==> flow/design.v <==
module pmi_ram_dp #(
  parameter pmi_wr_addr_depth = 256,
  parameter pmi_wr_addr_width = 8,
  parameter pmi_wr_data_width = 8,
  parameter pmi_rd_addr_depth = 256,
  parameter pmi_rd_addr_width = 8,
  parameter pmi_rd_data_width = 8,
  parameter pmi_regmode       = "reg",
  parameter pmi_resetmode     = "async",
  parameter pmi_family        = "common"
) (
  input  [pmi_wr_data_width-1:0] Data,
  input  [pmi_wr_addr_width-1:0] WrAddress,
  input  [pmi_rd_addr_width-1:0] RdAddress,
  input                          WrClock,
  input                          RdClock,
  input                          WrClockEn,
  input                          RdClockEn,
  input                          WE,
  input                          Reset,
  output reg [pmi_rd_data_width-1:0] Q
);
  localparam AW = $clog2(pmi_wr_addr_depth);
  reg [pmi_wr_data_width-1:0] mem [0:pmi_wr_addr_depth-1];
  reg [AW-1:0] rd_addr_q;
  always @(posedge WrClock)
    if (WrClockEn && WE)
      mem[WrAddress[AW-1:0]] <= Data;
  always @(posedge RdClock or posedge Reset)
    if (Reset) begin
      rd_addr_q <= 'd0;
      Q         <= 'd0;
    end else if (RdClockEn) begin
      rd_addr_q <= RdAddress[AW-1:0];
      Q         <= mem[rd_addr_q];
    end
endmodule
module pmi_mult #(
  parameter pmi_dataa_width         = 16,
  parameter pmi_datab_width         = 16,
  parameter pmi_sign                = "on",
  parameter pmi_additional_pipeline = 1,
  parameter pmi_input_reg           = "on",
  parameter pmi_output_reg          = "on",
  parameter pmi_family              = "common",
  parameter pmi_implementation      = "DSP"
) (
  input  [pmi_dataa_width-1:0] DataA,
  input  [pmi_datab_width-1:0] DataB,
  input                        Clock,
  input                        ClkEn,
  input                        Aclr,
  output reg [pmi_dataa_width+pmi_datab_width-1:0] Result
);
  reg [pmi_dataa_width-1:0] a_q;
  reg [pmi_datab_width-1:0] b_q;
  reg [pmi_dataa_width+pmi_datab_width-1:0] p_q;
  reg [pmi_dataa_width+pmi_datab_width-1:0] p_q2;
  always @(posedge Clock or posedge Aclr)
    if (Aclr) begin
      a_q    <= 'd0;
      b_q    <= 'd0;
      p_q    <= 'd0;
      p_q2   <= 'd0;
      Result <= 'd0;
    end else if (ClkEn) begin
      a_q    <= DataA;
      b_q    <= DataB;
      p_q    <= $signed(a_q) * $signed(b_q);
      p_q2   <= p_q;
      Result <= p_q2;
    end
endmodule
`timescale 1ns / 1ps
module Wienerfilter#(
    parameter WIDTH    = 16,
    parameter COL_NUM  = 128, 
    parameter ROW_NUM  = 2,
    localparam ADDR_DEP  =  COL_NUM * ROW_NUM,
    localparam ADDR_WID  =  $clog2(ADDR_DEP) + 'd1,
    localparam Serial_COL  =  $clog2(COL_NUM) + 'd1,
    localparam Serial_ROW  =  $clog2(ROW_NUM) + 'd1
)
(
input clk,
input rst,
input start,
input [ADDR_WID-1:0]wr_addr,
input ram_wr_en,
input [WIDTH-1:0]ram_data_in,
input  wire[7:0]rd_wiener,
input [1:0]rd_bank,
input      rd_para,
input [Serial_COL-1:0]wr_data_addr,
input ram_wr_data_en,
input [WIDTH-1:0]ram_data_wr_in,
output [WIDTH*2-1:0]DSP_ADD_DATA_o,
output reg[WIDTH*4-1:0]Wiener_data,
output reg Wiener_data_v,
output finish_cal_o,
output wire [WIDTH/2-1:0]ram_data_out_o,
output data_wr_v_o
) ;
localparam INIT      = 0,
           START     = 1, 
           READ_DATA = 2,
           WAIT_READ = 3,
           MULT_CAL  = 4,
           WAIT_CAL  = 5,
           ADD_CAL   = 6,
           DET       = 7, 
           FINISH    = 8;
reg [6:0]STATE;
reg [Serial_COL - 1:0 ]COL_cnt;
reg [Serial_ROW - 1:0 ]ROW_cnt;
reg [ADDR_WID-1:0]rd_ad_para;
reg [ADDR_WID-1:0]rd_addr;
always@(*) begin 
  rd_ad_para = rd_para? {rd_bank,rd_wiener[5:0]}:rd_addr;
end
wire [WIDTH/2-1:0]ram_data_out;
assign ram_data_out_o=ram_data_out;
wire [WIDTH-1:0]ram_data_data_out;
pmi_ram_dp
#(
  .pmi_wr_addr_depth    (ADDR_DEP ),  
  .pmi_wr_addr_width    (ADDR_WID ),  
  .pmi_wr_data_width    (WIDTH/2 ),  
  .pmi_rd_addr_depth    (ADDR_DEP ),  
  .pmi_rd_addr_width    (ADDR_WID ),  
  .pmi_rd_data_width    (WIDTH/2 ),  
  .pmi_regmode          ( "reg" ),  
  .pmi_resetmode        ("async" ),  
  .pmi_family           ("common" )   
) pmi_ram_dp_inst (
  .Data      (ram_data_in ),   
  .WrAddress (wr_addr ),   
  .RdAddress (rd_ad_para), 
  .WrClock   (clk   ),   
  .RdClock   (clk   ),   
  .WrClockEn (1 ),   
  .RdClockEn (1 ),   
  .WE        (ram_wr_en), 
  .Reset     (rst),   
  .Q         (ram_data_out )    
);
pmi_ram_dp
#(
  .pmi_wr_addr_depth    (COL_NUM ),  
  .pmi_wr_addr_width    (Serial_COL ),  
  .pmi_wr_data_width    (WIDTH ),  
  .pmi_rd_addr_depth    (COL_NUM ),  
  .pmi_rd_addr_width    (Serial_COL ),  
  .pmi_rd_data_width    (WIDTH ),  
  .pmi_regmode          ( "reg" ),  
  .pmi_resetmode        ("async" ),  
  .pmi_family           ("common" )   
) pmi_ram_dp_inst_data (
  .Data      (ram_data_wr_in ),   
  .WrAddress (wr_data_addr ),   
  .RdAddress (COL_cnt ),   
  .WrClock   (clk   ),   
  .RdClock   (clk   ),   
  .WrClockEn (1 ),   
  .RdClockEn (1 ),   
  .WE        (ram_wr_data_en), 
  .Reset     (rst),   
  .Q         (ram_data_data_out )    
);
reg finish_cal;
reg [WIDTH*2-1:0]DSP_ADD_DATA;
wire [WIDTH*2-1:0]result;
reg start_mult,start_mult_d,start_mult_dd;
reg data_wr_v;
always@(posedge clk or posedge rst) begin 
 if(rst) begin 
    STATE <= INIT;
    ROW_cnt <= 'd0;
    COL_cnt <= 'd0;
    start_mult <= 'd0;
    finish_cal <= 'd0;
    DSP_ADD_DATA <= 'd0;
    data_wr_v <='d0;
 end
 else begin 
   case(STATE) 
   INIT      :begin
    ROW_cnt <= 'd0;
    COL_cnt <= 'd0;  
    start_mult <= 'd0;
    finish_cal <= 'd0;
    DSP_ADD_DATA <= 'd0;
    data_wr_v <='d0;
    if(start) begin
        STATE <= START;
     end
    else      begin
        STATE <= INIT;
     end
        end
   START     :begin  
       STATE <= READ_DATA;
       start_mult <= 'd0;
       DSP_ADD_DATA <= DSP_ADD_DATA;
       data_wr_v <='d0;
        end
   READ_DATA :begin  
       STATE <= WAIT_READ;
       start_mult <= 'd0;
        end
   WAIT_READ :begin  
       STATE <= MULT_CAL;  
       start_mult <= 'd1;
        end
   MULT_CAL  :begin  
    STATE <= WAIT_CAL;  
    start_mult <= 'd0;
        end
   WAIT_CAL  :begin  
      if(start_mult_dd) begin STATE <= ADD_CAL;  end
      else begin STATE <= WAIT_CAL;  end
        end
   ADD_CAL :begin 
     if(COL_cnt <  COL_NUM - 'd1) begin
        COL_cnt <= COL_cnt + 'd1;
        STATE   <= START;
        data_wr_v <='d0;
        DSP_ADD_DATA <= DSP_ADD_DATA + result;
      end
     else begin
        COL_cnt <= 0;
        STATE   <= DET;
        data_wr_v <='d1;
        DSP_ADD_DATA <= DSP_ADD_DATA+ result;
      end 
   end    
   DET       :begin  
     DSP_ADD_DATA <= 'd0;
     data_wr_v <='d0;
     if(ROW_cnt <  ROW_NUM - 'd1) begin
        ROW_cnt <= ROW_cnt + 'd1;
        STATE   <= START;
        finish_cal <= 'd0;
      end
     else begin 
        ROW_cnt <= 'd0;
        STATE   <= FINISH;
        finish_cal <= 'd1;
     end
        end
   FINISH    :begin  
    data_wr_v <='d0;
    DSP_ADD_DATA <= 'd0;
    finish_cal <= 'd0;
    STATE   <= INIT;
        end
   endcase
 end
end
assign finish_cal_o = finish_cal;
assign DSP_ADD_DATA_o = DSP_ADD_DATA;
always@(posedge clk or posedge rst) begin 
    if(rst) begin 
        start_mult_d<= 'd0;
        start_mult_dd<= 'd0;
    end
    else begin 
        start_mult_d <= start_mult;
        start_mult_dd<= start_mult_d;
    end
   end
   always@(*) begin 
case(ROW_cnt) 
  'd0: rd_addr =  COL_cnt  ;
  'd1: rd_addr =  COL_NUM + COL_cnt ;
  'd2: rd_addr = {COL_NUM,1'd0 } + COL_cnt ;
  'd3: rd_addr = {COL_NUM,1'd0 } + COL_cnt + COL_NUM ;
endcase
   end
wire [WIDTH-1:0]data_in0,data_in1;
assign data_in0 = {{8{ram_data_out[WIDTH/2-1]}},ram_data_out};
 assign data_in1 = ram_data_data_out;
   pmi_mult
   #(
     .pmi_dataa_width         (WIDTH),  
     .pmi_datab_width         (WIDTH ),  
     .pmi_sign                ("on" ),  
     .pmi_additional_pipeline (1 ),  
     .pmi_input_reg           ( "on" ),  
     .pmi_output_reg          ( "on" ),  
     .pmi_family              ("common"  ),  
     .pmi_implementation      ("DSP" )   
   ) pmi_mult_dsp (
     .DataA  (data_in0 ),   
     .DataB  (data_in1 ),   
     .Clock  (clk ),   
     .ClkEn  (1 ),   
     .Aclr   (rst ),   
     .Result (result )    
   );
assign data_wr_v_o = data_wr_v;
always@(posedge clk or posedge rst)
 begin 
   if(rst) begin 
    Wiener_data  <='d0;
    Wiener_data_v<='d0;
   end
   else begin
case(ROW_cnt)
 'd0:begin if(data_wr_v) begin Wiener_data[WIDTH*1-1:WIDTH*0] <= DSP_ADD_DATA[15:0];  Wiener_data_v<='d0; end else begin Wiener_data <= Wiener_data; Wiener_data_v<='d0; end end
 'd1:begin if(data_wr_v) begin Wiener_data[WIDTH*2-1:WIDTH*1] <= DSP_ADD_DATA[15:0];  Wiener_data_v<='d0; end else begin Wiener_data <= Wiener_data; Wiener_data_v<='d0; end end
 'd2:begin if(data_wr_v) begin Wiener_data[WIDTH*3-1:WIDTH*2] <= DSP_ADD_DATA[23:8];  Wiener_data_v<='d0; end else begin Wiener_data <= Wiener_data; Wiener_data_v<='d0; end end
 'd3:begin if(data_wr_v) begin Wiener_data[WIDTH*4-1:WIDTH*3] <= DSP_ADD_DATA[23:8];  Wiener_data_v<='d1; end else begin Wiener_data <= Wiener_data; Wiener_data_v<='d0; end end
endcase 
    end
 end
endmodule
Tool chain data of Wienerfilter
The steps from the RTL of Wienerfilter to its reports follow in flow order.
Line numbers count from 1 in the design file above.
Operators carry their Yosys type and port widths (W data, S select, Z words).
Cell names lack the library's common part.
A cell with - has no value.
Inputs
  top: Wienerfilter
  clock: clk
  library: sky130hd
  library corner: tt_025C_1v80

Elaborated design
Counts by Yosys on the flattened word-level netlist (proc, flatten, opt, wreduce; memories kept). Register bits leave out memories and registers merged into their read ports (data or address). Print and check cells are left out. Cells with the same type and inputs are merged into one.
Yosys's memory passes give these memory sizes; they may raise the number of words (mostly to a power of two), join words into wider ones and drop unused or constant bits.
Operators by class
  add/sub/neg operators: 6
  multiply operators: 1
  order comparisons: 2
  equality and inequality tests: 11
  muxes and demuxes: 25
  reductions and logical operators: 18
Operators by type and width (count)
  $mul A8 B16 Y24: 1
  $pmux W32 S2: 1
  $pmux W7 S9: 1
  $add A32 B32 Y32: 1
  $pmux W8 S4: 1
  $mux W8: 4
  $eq A7 B3 Y1 const B: 4
  $pmux W8 S2: 1
  $mux W16: 1
  $eq A7 B2 Y1 const B: 2
  $reduce_bool A2 Y1: 6
  $reduce_bool A9 Y1: 1
  $add A1 B8 Y8 const A: 1
  $reduce_and A2 Y1: 4
  $reduce_or A4 Y1: 2
  $add A8 B1 Y8 const B: 1
  $lt A8 B7 Y1 const B: 1
  $add A8 B8 Y8 const A: 1
  $add A8 B8 Y8 const B: 1
  $pmux W1 S2: 4
  $eq A7 B1 Y1 const B: 1
  $eq A7 B4 Y1 const B: 1
  $logic_not A7 Y1: 1
  $mux W7: 1
  $reduce_or A3 Y1: 2
  $mux W1: 6
  $eq A2 B2 Y1 const B: 2
  $pmux W2 S2: 1
Other operator kinds: 8; their cells: 9.
Storage and ports
  flip-flop bits (word level): 254
  RAM bits: 4096
  clocked read ports x word width: 24
  memories: 2
  input bits: 65
  output and inout port bits: 107
Memory list
  pmi_ram_dp_inst.mem: depth 256, width 8, rd ports 1, write ports 1, RTL line 24  | reg [pmi_wr_data_width-1:0] mem [0:pmi_wr_addr_depth-1];
  pmi_ram_dp_inst_data.mem: depth 128, width 16, rd ports 1, write ports 1, RTL line 24

Logic depth
Longest topological path by Yosys (ltp), each cell counted once; first at word level (registers and memories cut), then after technology mapping (sequential cells cut; the memories' decode and read muxes count).
Logic depth
  depth in word-level cells: 4
  ABC_AREA: 0
  gate-level depth with buffers: 19
  gate-level depth less buffers: 18

Synthesis result
Yosys stat after the flow's synthesis: flattened, memories mapped to cells. It holds for the ABC_AREA given above (unset counts as 0); a run with the other value may have another netlist.
Cells by type
  edfxtp_1: count 4096, total area 1.23E+05 um2
  mux4_2: count 1352, total area 3.04E+04 um2
  dfrtp_1: count 255, total area 6381.12 um2
  fa_1: count 104, total area 2.08E+03 um2
  nor2_1: count 454, total area 1.7E+03 um2
  ha_1: count 82, total area 1.03E+03 um2
  mux2_2: count 87, total area 979.69 um2
  clkbuf_1: count 246, total area 923.386 um2
  and2_1: count 95, total area 594.32 um2
  inv_1: count 150, total area 563.04 um2
  nand2_1: count 103, total area 386.621 um2
  buf_1: count 78, total area 292.781 um2
  xnor2_1: count 32, total area 280.269 um2
  buf_2: count 53, total area 265.254 um2
  a21oi_1: count 47, total area 235.226 um2
  o21ai_0: count 43, total area 215.206 um2
  a21o_1: count 26, total area 195.187 um2
  nand3_1: count 35, total area 175.168 um2
Not listed: further types 45, cells in them 192.
Mapped netlist
  cells in the netlist: 7530
  mapped area: 171175.4 um2
  area of sequential cells: 129405.4 um2
  flip-flops: 4352
  buffers: 379
The figures by module come from a second, unflattened synthesis with its own total; it is not the netlist above.
Second synthesis, totals
  cells (unflattened synthesis): 9712
  area total of the unflattened synthesis: 181348.9 um2
Each row is one instance without its submodules.
Modules
  pmi_ram_dp: instances 1, cells 3912, area 80270.7 um2, seq. area 61899.4 um2
  pmi_ram_dp: instances 1, cells 3843, area 80114.3 um2, seq. area 62074.5 um2
  pmi_mult: instances 1, cells 1356, area 14453.9 um2, seq. area 3203.1 um2
  Wienerfilter: instances 1, cells 601, area 6510.0 um2, seq. area 3029.2 um2

Timing after synthesis
Path of least setup slack by OpenSTA after synthesis, without wires, with an ideal clock, recovery checks aside; 20% of the period is set as input and as output delay. Where synthesis merged equal registers, the netlist keeps one of their names.
Path post-synthesis
  path type: flip-flop to flip-flop
  start: register pmi_mult_dsp.a_q[7]
  end: register pmi_mult_dsp.p_q[30]
  clock period: 5.6 ns
  setup time: 0.125 ns
  launch time at the first pin: 0.000 ns
  arrival: 4.639 ns
  slack: 0.836 ns
  path delay: 4.764 ns
  stages: 17
  synthesis period reached: 4.764 ns
"path delay" is the arrival time less input delay plus setup time.
"stages": output pins that drive a net of the path, with the launching flip-flop's if there is one; two outputs of one cell count as two.
"synthesis period reached" is the clock period less the worst setup slack; recovery checks do not enter. This is arithmetic on one report: input and output delays are still those of the set period (20% each).
Between the ends stands the longest chain of elaborated cells between them, by number of cells; it is not shown to be the way that was timed. Of several equally long chains one is given.
A line is the first line of the expression or statement that the cell stems from. Yosys adds cells for indexed reads and writes and turns some case tables into memories.
On the way, post-synthesis
  cells stage by stage: dfrtp_1 -> inv_1 -> buf_1 -> nor2_1 -> fa_1 -> fa_1 -> fa_1 -> inv_1 -> fa_1 -> inv_1 -> ha_1 -> o2111a_1 -> a21o_1 -> o41ai_1 -> o21ai_0 -> a31oi_1 -> xnor2_1
  cells in the longest elaborated chain: 1
RTL lines, path post-synthesis
  start, declared: RTL line 55  | reg [pmi_dataa_width-1:0] a_q;
  start, assigned: RTL line 61  | a_q    <= 'd0;
  start, assigned: RTL line 67  | a_q    <= DataA;
  $mul A8 B16 Y24: RTL line 69  | p_q    <= $signed(a_q) * $signed(b_q);
  end, assigned: RTL line 63  | p_q    <= 'd0;
  end, assigned: RTL line 69
  end, declared: RTL line 57  | reg [pmi_dataa_width+pmi_datab_width-1:0] p_q;

Worst path after layout
From the final timing report of run 1: the path of least setup slack in the routed layout; clock arrival at registers is part of the times.
Path post-layout
  path type: flip-flop to flip-flop
  start: register pmi_mult_dsp.a_q[3]
  end: register pmi_mult_dsp.p_q[30]
  clock period: 5.6 ns
  setup time: 0.08 ns
  launch time at the first pin: 0.94 ns
  arrival: 6.26 ns
  slack: 0.18 ns
  stages: 18
Between the ends stands the longest chain of elaborated cells between them, by number of cells; it is not shown to be the way that was timed. Of several equally long chains one is given.
On the way, post-layout
  cells stage by stage: dfrtp_1 -> clkbuf_1 -> nand2_1 -> fa_1 -> inv_1 -> fa_1 -> inv_1 -> fa_1 -> fa_1 -> inv_1 -> ha_1 -> a21oi_1 -> o2111ai_1 -> a21o_1 -> o41ai_2 -> o21ai_0 -> a31oi_1 -> xnor2_1
  cells in the longest elaborated chain: 1
RTL lines, path post-layout
  start, declared: RTL line 55  | reg [pmi_dataa_width-1:0] a_q;
  start, assigned: RTL line 61  | a_q    <= 'd0;
  start, assigned: RTL line 67  | a_q    <= DataA;
  $mul A8 B16 Y24: RTL line 69  | p_q    <= $signed(a_q) * $signed(b_q);
  end, assigned: RTL line 63  | p_q    <= 'd0;
  end, assigned: RTL line 69
  end, declared: RTL line 57  | reg [pmi_dataa_width+pmi_datab_width-1:0] p_q;

Add stored flow runs of Wienerfilter

Module Wienerfilter, platform sky130hd: 2 stored runs of the flow (Yosys, OpenROAD) with differing settings, in no particular order. Input and output delays are each 20% of the period that was set; the output load is 0.01 pF.
"achieved clock period (ns)": clock period set for the run, less the worst setup slack. It is reckoned from that one timing run; input and output delays stay at 20% of the period that was set.
By "worst setup path time (ns)" is meant the share of the clock period that the worst setup path is allowed (20% is reserved at inputs, 20% at outputs), minus its slack. Clock arrival times at its registers enter into it.
"finish__power__total" rests on the timing tool's default activity at the inputs, not on a simulated workload.

Flow files of run 1
==> flow/run.sh <==
#!/bin/bash
# the make line also repeats the synthesis and layout settings of config.mk as NAME=value (left out here)
make -C /OpenROAD-flow-scripts/flow DESIGN_CONFIG=/design/flow/config.mk WORK_HOME=/design/flow/orfs CLKGATE_MAP_FILE= finish
==> flow/config.mk <==
export PLATFORM = sky130hd
export DESIGN_NAME = Wienerfilter
export DESIGN_NICKNAME = Wienerfilter
export VERILOG_FILES = /design/flow/design.v
export SDC_FILE = /design/flow/constraint.sdc
export NUM_CORES = 4
export LEC_CHECK = 0
export CAP_MARGIN = 25
export CORE_MARGIN = 2
export CORE_UTILIZATION = 45
export GPL_ROUTABILITY_DRIVEN = 0
export GPL_TIMING_DRIVEN = 0
export SETUP_SLACK_MARGIN = -0.27
export SLEW_MARGIN = 20
==> flow/constraint.sdc <==
create_clock -name core_clock -period 5.6 [get_ports {clk}]
set_input_delay 1.1200 -clock core_clock [delete_from_list [all_inputs] [get_ports {clk}]]
set_output_delay 1.1200 -clock core_clock [all_outputs]
set_load 0.01 [all_outputs]

report of run 1
yosys chip area after synthesis (um^2): 171175.4
finish__design__die__area: 385337.0
finish__design__instance__area__stdcell: 196815.0
finish__design__instance__utilization: 0.5194
finish__timing__setup__ws: 0.180
finish__timing__setup__tns: 0.000
finish__timing__hold__ws: 0.332
finish__power__total: 7.140e-02
achieved clock period (ns): 5.420
worst setup path time (ns): 5.42
worst setup path kind: flip-flop to flip-flop

Flow files of run 2
==> flow/run.sh <==
#!/bin/bash
# the make line also repeats the synthesis and layout settings of config.mk as NAME=value (left out here)
make -C /OpenROAD-flow-scripts/flow DESIGN_CONFIG=/design/flow/config.mk WORK_HOME=/design/flow/orfs CLKGATE_MAP_FILE= finish
==> flow/config.mk <==
export PLATFORM = sky130hd
export DESIGN_NAME = Wienerfilter
export DESIGN_NICKNAME = Wienerfilter
export VERILOG_FILES = /design/flow/design.v
export SDC_FILE = /design/flow/constraint.sdc
export NUM_CORES = 4
export LEC_CHECK = 0
export CAP_MARGIN = 20
export CORE_MARGIN = 2
export CORE_UTILIZATION = 45
export SLEW_MARGIN = 20
==> flow/constraint.sdc <==
create_clock -name core_clock -period 5.6 [get_ports {clk}]
set_input_delay 1.1200 -clock core_clock [delete_from_list [all_inputs] [get_ports {clk}]]
set_output_delay 1.1200 -clock core_clock [all_outputs]
set_load 0.01 [all_outputs]

report of run 2
yosys chip area after synthesis (um^2): 171175.4
finish__design__die__area: 385337.0
finish__design__instance__area__stdcell: 194301.0
finish__design__instance__utilization: 0.5128
finish__timing__setup__ws: 0.475
finish__timing__setup__tns: 0.000
finish__timing__hold__ws: 0.330
finish__power__total: 7.009e-02
achieved clock period (ns): 5.125
worst setup path time (ns): 5.12
worst setup path kind: flip-flop to flip-flop
